==> flow/design.v <==
`timescale 1 ns / 1 ns
module FM_demodulator
          (
           clk,
           reset,
           clk_enable,
           inp_I,
           inp_Q,
           out_fm
          );
  input   clk;
  input   reset;
  input   clk_enable;
  input   signed [38:0] inp_I;   
  input   signed [38:0] inp_Q;   
  output  [12:0] out_fm;   
  wire enb;
  reg signed [38:0] Delay1_out1;   
  reg signed [38:0] Delay2_out1;   
  reg signed [38:0] Delay4_out1;   
  wire signed [31:0] Sum4_sub_cast;   
  wire signed [31:0] Sum4_sub_cast_1;   
  wire signed [31:0] Sum4_sub_temp;   
  wire signed [29:0] Sum4_out1;   
  wire signed [68:0] Product_mul_temp;   
  wire signed [32:0] Product_out1;   
  reg signed [38:0] Delay3_out1;   
  wire signed [30:0] Sum3_sub_cast;   
  wire signed [30:0] Sum3_sub_cast_1;   
  wire signed [30:0] Sum3_sub_temp;   
  wire signed [28:0] Sum3_out1;   
  wire signed [67:0] Product2_mul_temp;   
  wire signed [32:0] Product2_out1;   
  wire signed [31:0] Sum5_sub_cast;   
  wire signed [31:0] Sum5_sub_cast_1;   
  wire signed [31:0] Sum5_sub_temp;   
  wire [12:0] OUTPUT_rsvd;   
  reg [12:0] OUTPUT_rsvdreg;
  assign enb = clk_enable;
  always @(posedge clk or posedge reset)
    begin : Delay1_process
      if (reset == 1'b1) begin
        Delay1_out1 <= 39'sh0000000000;
      end
      else begin
        if (enb) begin
          Delay1_out1 <= inp_I;
        end
      end
    end
  always @(posedge clk or posedge reset)
    begin : Delay2_process
      if (reset == 1'b1) begin
        Delay2_out1 <= 39'sh0000000000;
      end
      else begin
        if (enb) begin
          Delay2_out1 <= inp_Q;
        end
      end
    end
  always @(posedge clk or posedge reset)
    begin : Delay4_process
      if (reset == 1'b1) begin
        Delay4_out1 <= 39'sh0000000000;
      end
      else begin
        if (enb) begin
          Delay4_out1 <= Delay2_out1;
        end
      end
    end
  assign Sum4_sub_cast = inp_Q[38:7];
  assign Sum4_sub_cast_1 = Delay4_out1[38:7];
  assign Sum4_sub_temp = Sum4_sub_cast - Sum4_sub_cast_1;
  assign Sum4_out1 = Sum4_sub_temp[29:0];
  assign Product_mul_temp = Delay1_out1 * Sum4_out1;
  assign Product_out1 = Product_mul_temp[66:34];
  always @(posedge clk or posedge reset)
    begin : Delay3_process
      if (reset == 1'b1) begin
        Delay3_out1 <= 39'sh0000000000;
      end
      else begin
        if (enb) begin
          Delay3_out1 <= Delay1_out1;
        end
      end
    end
  assign Sum3_sub_cast = inp_I[38:8];
  assign Sum3_sub_cast_1 = Delay3_out1[38:8];
  assign Sum3_sub_temp = Sum3_sub_cast - Sum3_sub_cast_1;
  assign Sum3_out1 = Sum3_sub_temp[28:0];
  assign Product2_mul_temp = Sum3_out1 * Delay2_out1;
  assign Product2_out1 = Product2_mul_temp[65:33];
  assign Sum5_sub_cast = {Product_out1[32], Product_out1[32:2]};
  assign Sum5_sub_cast_1 = {Product2_out1[32], Product2_out1[32:2]};
  assign Sum5_sub_temp = Sum5_sub_cast - Sum5_sub_cast_1;
  assign OUTPUT_rsvd = Sum5_sub_temp[29:17];
always @(posedge clk)
    begin : OUTPUT_rsvdreg_process    
        if (enb) begin
          OUTPUT_rsvdreg <= OUTPUT_rsvd;
       end
    end
  assign out_fm = OUTPUT_rsvdreg;
endmodule   
# --- Reports on FM_demodulator ---
# The steps from the RTL of FM_demodulator to its reports follow in flow order.
# Lines are those of the file above, counted from 1.
# Operators: Yosys type, input widths -> output width; for muxes data width and select width s.
design:
  top: "FM_demodulator"
  clock: "clk"
  library: "sky130hd"
  corner: "tt_025C_1v80"

# --- After elaboration ---
# Yosys after proc, flatten, opt, wreduce and memory -nomap, before mapping. Enables and synchronous resets that opt folds into registers are not counted as muxes. Memory bits, and registers merged into a memory's read port (data or address), are not among the register bits. Print and check cells are not counted. Equal cells are merged and count once.
op_classes:
  n_addsub: 3
  mul: 2
op_table:
  columns: ["op", "count"]
  rows:
  - ["$mul 39x30->66", 1]
  - ["$mul 29x39->65", 1]
  - ["$sub 30x30->30", 2]
  - ["$sub 29x29->29", 1]
word_totals:
  reg_bits: 165
  out_inout_bits: 13
  wordCells: 10

# --- Longest topological paths ---
# Depth = most cells in a row (Yosys ltp): at word level without a register or memory, in the mapped netlist without a sequential cell, where the memories' decode and read muxes count.
depth:
  word_depth: 3
  ABC_AREA: 0
  depth_mapped: 61
  depth_no_buf: 60

# --- Synthesis result ---
# Yosys stat after the flow's synthesis: flattened, memories mapped to cells. It holds for the ABC_AREA given above (unset counts as 0); a run with the other value may have another netlist.
# The area totals of this step are shown rounded.
by_type:
  columns: ["cell_type", "count", "type_area_um2"]
  rows:
  - ["sky130_fd_sc_hd__fa_1", 2317, 4.64E+04]
  - ["sky130_fd_sc_hd__inv_1", 2538, 9.53E+03]
  - ["sky130_fd_sc_hd__nand2_1", 1707, 6.41E+03]
  - ["sky130_fd_sc_hd__ha_1", 452, 5.66E+03]
  - ["sky130_fd_sc_hd__dfrtp_1", 137, 3.43E+03]
  - ["sky130_fd_sc_hd__and2_1", 463, 2.9E+03]
  - ["sky130_fd_sc_hd__clkbuf_1", 473, 1.78E+03]
  - ["sky130_fd_sc_hd__xnor2_1", 116, 1.02E+03]
  - ["sky130_fd_sc_hd__mux2_2", 82, 923.386]
  - ["sky130_fd_sc_hd__nor2b_1", 103, 644.368]
  - ["sky130_fd_sc_hd__o21ai_0", 117, 585.562]
  - ["sky130_fd_sc_hd__a21oi_1", 116, 580.557]
  - ["sky130_fd_sc_hd__nand2b_1", 90, 563.04]
  - ["sky130_fd_sc_hd__nor2_1", 124, 465.446]
  - ["sky130_fd_sc_hd__a21o_1", 59, 442.925]
  - ["sky130_fd_sc_hd__edfxtp_1", 13, 390.374]
  - ["sky130_fd_sc_hd__xor2_1", 42, 367.853]
  - ["sky130_fd_sc_hd__o21a_1", 29, 217.709]
# Other cell types: 47; their cells: 278.
synth_totals:
  area_mm2: 0.084
  sequential_area_mm2: 0.0038
  n_buf: 495
  ff_cells: 150
  stdcells: 9256

# --- Path before layout ---
# OpenSTA on the mapped netlist: ideal clock, no wires. The path of least setup slack (recovery checks aside). Input and output delay are each 20% of the period. Register names are those of the netlist, which keeps one name where synthesis merged equal registers.
synth_path:
  path_type: "input port to flip-flop"
  from: "input inp_Q[7]"
  to: "register OUTPUT_rsvdreg[12]"
  t_first_pin_ns: 5.000
  arrival_ns: 17.459
  path_buffers: 2
  path_slack_ns: 7.274
  stages: 57
  tclk_ns: 25.0
  path_delay_ns: 12.727
  setup_time_ns: 0.268
  period_less_setup_slack_ns: 17.726
# "path_delay_ns" = arrival - input delay + setup time.
# "stages" counts driving pins, that of a launching flip-flop among them; a cell with two outputs on the path counts twice.
# "period_less_setup_slack_ns" is the clock period less the worst setup slack; recovery checks do not enter. This is arithmetic on one report: input and output delays are still those of the set period (20% each).
# The rows between start and end are the longest chain of elaborated cells between them; the timing report does not say that the signal goes this way. Where chains are equally long, one stands for them.
# Each line given opens the expression or statement behind the cell; cells for indexed reads and writes are added by Yosys, which also makes memories of some case tables.
synth_between:
  path_cell_list: "sky130_fd_sc_hd__inv_1 sky130_fd_sc_hd__ha_1 sky130_fd_sc_hd__fa_1 sky130_fd_sc_hd__nor2b_1 sky130_fd_sc_hd__o31ai_1 sky130_fd_sc_hd__a2111oi_0 sky130_fd_sc_hd__o311ai_0 sky130_fd_sc_hd__a21boi_0 sky130_fd_sc_hd__o21a_1 sky130_fd_sc_hd__o21a_1 sky130_fd_sc_hd__o21ai_0 sky130_fd_sc_hd__nand2b_1 sky130_fd_sc_hd__nand2_1 sky130_fd_sc_hd__o221ai_1 sky130_fd_sc_hd__xor2_1 sky130_fd_sc_hd__clkbuf_1 sky130_fd_sc_hd__clkbuf_1 sky130_fd_sc_hd__nand2_1 [... 21 more ...] sky130_fd_sc_hd__o21ai_0 sky130_fd_sc_hd__nor2_1 sky130_fd_sc_hd__o21a_1 sky130_fd_sc_hd__xnor2_1 sky130_fd_sc_hd__ha_1 sky130_fd_sc_hd__a21o_1 sky130_fd_sc_hd__a21o_1 sky130_fd_sc_hd__o21ai_0 sky130_fd_sc_hd__nor2b_1 sky130_fd_sc_hd__o21a_1 sky130_fd_sc_hd__nor4_1 sky130_fd_sc_hd__a221oi_1 sky130_fd_sc_hd__o21ai_2 sky130_fd_sc_hd__a221o_1 sky130_fd_sc_hd__a21oi_2 sky130_fd_sc_hd__xnor3_1 sky130_fd_sc_hd__xor3_1 sky130_fd_sc_hd__xnor3_1"
  elab_chain_cells: 3
  cells_between: 3
  lines_between: 3
synth_lines:
  columns: ["element", "line_no", "source"]
  rows:
  - ["start: declaration", 15, "input   signed [38:0] inp_Q;"]
  - ["$sub 30x30->30", 75, "assign Sum4_sub_temp = Sum4_sub_cast - Sum4_sub_cast_1;"]
  - ["$mul 39x30->66", 77, null]
  - ["$sub 30x30->30", 98, "assign Sum5_sub_temp = Sum5_sub_cast - Sum5_sub_cast_1;"]
  - ["end: assignment", 103, "OUTPUT_rsvdreg <= OUTPUT_rsvd;"]
  - ["end: declaration", 38, "reg [12:0] OUTPUT_rsvdreg;"]

# --- Worst path after layout ---
# Path of least setup slack in the final report of run 1 (OpenROAD, finished layout, wires in). Where an end is a register, its clock arrival counts in the times.
layout_path:
  path_type: "input port to flip-flop"
  from: "input inp_I[14]"
  to: "register OUTPUT_rsvdreg[12]"
  t_first_pin_ns: 7.48
  tclk_ns: 37.4
  stages: 48
  path_slack_ns: 14.26
  path_buffers: 2
  arrival_ns: 23.45
  setup_time_ns: 0.25
# The rows between start and end are the longest chain of elaborated cells between them; the timing report does not say that the signal goes this way. Where chains are equally long, one stands for them.
layout_between:
  path_cell_list: "sky130_fd_sc_hd__clkdlybuf4s50_1 sky130_fd_sc_hd__ha_1 sky130_fd_sc_hd__a211oi_1 sky130_fd_sc_hd__nand2_1 sky130_fd_sc_hd__o221ai_1 sky130_fd_sc_hd__o31a_1 sky130_fd_sc_hd__o21ai_0 sky130_fd_sc_hd__a21o_1 sky130_fd_sc_hd__a2111oi_0 sky130_fd_sc_hd__o41ai_1 sky130_fd_sc_hd__a21o_1 sky130_fd_sc_hd__a21oi_1 sky130_fd_sc_hd__xnor2_2 sky130_fd_sc_hd__buf_4 sky130_fd_sc_hd__nand2_1 sky130_fd_sc_hd__fa_1 sky130_fd_sc_hd__inv_1 sky130_fd_sc_hd__fa_1 [... 12 more ...] sky130_fd_sc_hd__a41oi_1 sky130_fd_sc_hd__a211oi_1 sky130_fd_sc_hd__o21ai_0 sky130_fd_sc_hd__o41ai_1 sky130_fd_sc_hd__xor2_1 sky130_fd_sc_hd__ha_1 sky130_fd_sc_hd__a21o_1 sky130_fd_sc_hd__a21oi_1 sky130_fd_sc_hd__nor2b_1 sky130_fd_sc_hd__o21ai_1 sky130_fd_sc_hd__nand2b_1 sky130_fd_sc_hd__a221oi_1 sky130_fd_sc_hd__o21ai_2 sky130_fd_sc_hd__a221o_1 sky130_fd_sc_hd__a21oi_2 sky130_fd_sc_hd__xnor3_1 sky130_fd_sc_hd__xor3_1 sky130_fd_sc_hd__xnor3_1"
  elab_chain_cells: 3
  cells_between: 3
  lines_between: 3
layout_lines:
  columns: ["element", "line_no", "source"]
  rows:
  - ["start: declaration", 14, "input   signed [38:0] inp_I;"]
  - ["$sub 29x29->29", 92, "assign Sum3_sub_temp = Sum3_sub_cast - Sum3_sub_cast_1;"]
  - ["$mul 29x39->65", 94, null]
  - ["$sub 30x30->30", 98, "assign Sum5_sub_temp = Sum5_sub_cast - Sum5_sub_cast_1;"]
  - ["end: assignment", 103, "OUTPUT_rsvdreg <= OUTPUT_rsvd;"]
  - ["end: declaration", 38, "reg [12:0] OUTPUT_rsvdreg;"]

# Stored flow runs of FM_demodulator (3 of them; Yosys, OpenROAD, sky130hd). They differ in their settings and are not a sequence. Constraints: input delay and output delay 20% of the set period each, output load 0.01 pF.
# "period_reached_ns" is the run's clock period less its worst setup slack. It is reckoned from that one timing run; input and output delays stay at 20% of the period that was set.
# "worst_setup_path_time_ns" means the part of the period allowed to the worst setup path (the constraints hold back 20% at inputs and 20% at outputs) less its slack; where the path has registers, the arrival times of their clocks count too.
# Values from the reports are rounded here.
runs:
  - name: "run 1"
    settings:
      CELL_PAD_IN_SITES_DETAIL_PLACEMENT: 0
      CORE_UTILIZATION: 25
      GPL_ROUTABILITY_DRIVEN: 0
      MIN_ROUTING_LAYER: "met1"
      PLACE_DENSITY_LB_ADDON: 0.12
      SETUP_SLACK_MARGIN: 5.0
      SLEW_MARGIN: 30
      TNS_END_PERCENT: 85
      period_ns: 37.4
      CAP_MARGIN: 20
      CORE_MARGIN: 2
    results:
      tns_setup_ns: 0.000
      synthesis_area_mm2: 0.084
      final_cell_area_mm2: 0.091
      die_mm2: 0.34
      holdWs_ns: 0.50
      final_util_frac: 0.27
      period_reached_ns: 23.139
      worst_setup_path_time_ns: 15.66
      timing.worst_path_kind: "input port to flip-flop"
      setup_ws_ns: 14
  - name: "run 2"
    settings:
      CELL_PAD_IN_SITES_DETAIL_PLACEMENT: 0
      CELL_PAD_IN_SITES_GLOBAL_PLACEMENT: 3
      CORE_ASPECT_RATIO: 0.74
      CORE_MARGIN: 5
      CORE_UTILIZATION: 46
      CTS_CLUSTER_DIAMETER: 151
      CTS_CLUSTER_SIZE: 48
      GPL_TIMING_DRIVEN: 1
      MAX_ROUTING_LAYER: "met4"
      MIN_ROUTING_LAYER: "met2"
      SETUP_SLACK_MARGIN: 3.73
      SLEW_MARGIN: 10
      TNS_END_PERCENT: 80
      period_ns: 12.9
      CAP_MARGIN: 20
    results:
      tns_setup_ns: -25
      synthesis_area_mm2: 0.084
      final_cell_area_mm2: 0.097
      die_mm2: 0.19
      holdWs_ns: 0.53
      final_util_frac: 0.53
      period_reached_ns: 15.107
      worst_setup_path_time_ns: 12.53
      timing.worst_path_kind: "input port to flip-flop"
      setup_ws_ns: -2.2
  - name: "run 3"
    settings:
      CORE_UTILIZATION: 26
      period_ns: 21.1
      CAP_MARGIN: 20
      CORE_MARGIN: 2
      SLEW_MARGIN: 20
    results:
      tns_setup_ns: 0.000
      synthesis_area_mm2: 0.084
      final_cell_area_mm2: 0.091
      die_mm2: 0.33
      holdWs_ns: 0.52
      final_util_frac: 0.28
      period_reached_ns: 19.434
      worst_setup_path_time_ns: 15.21
      timing.worst_path_kind: "input port to flip-flop"
      setup_ws_ns: 1.7
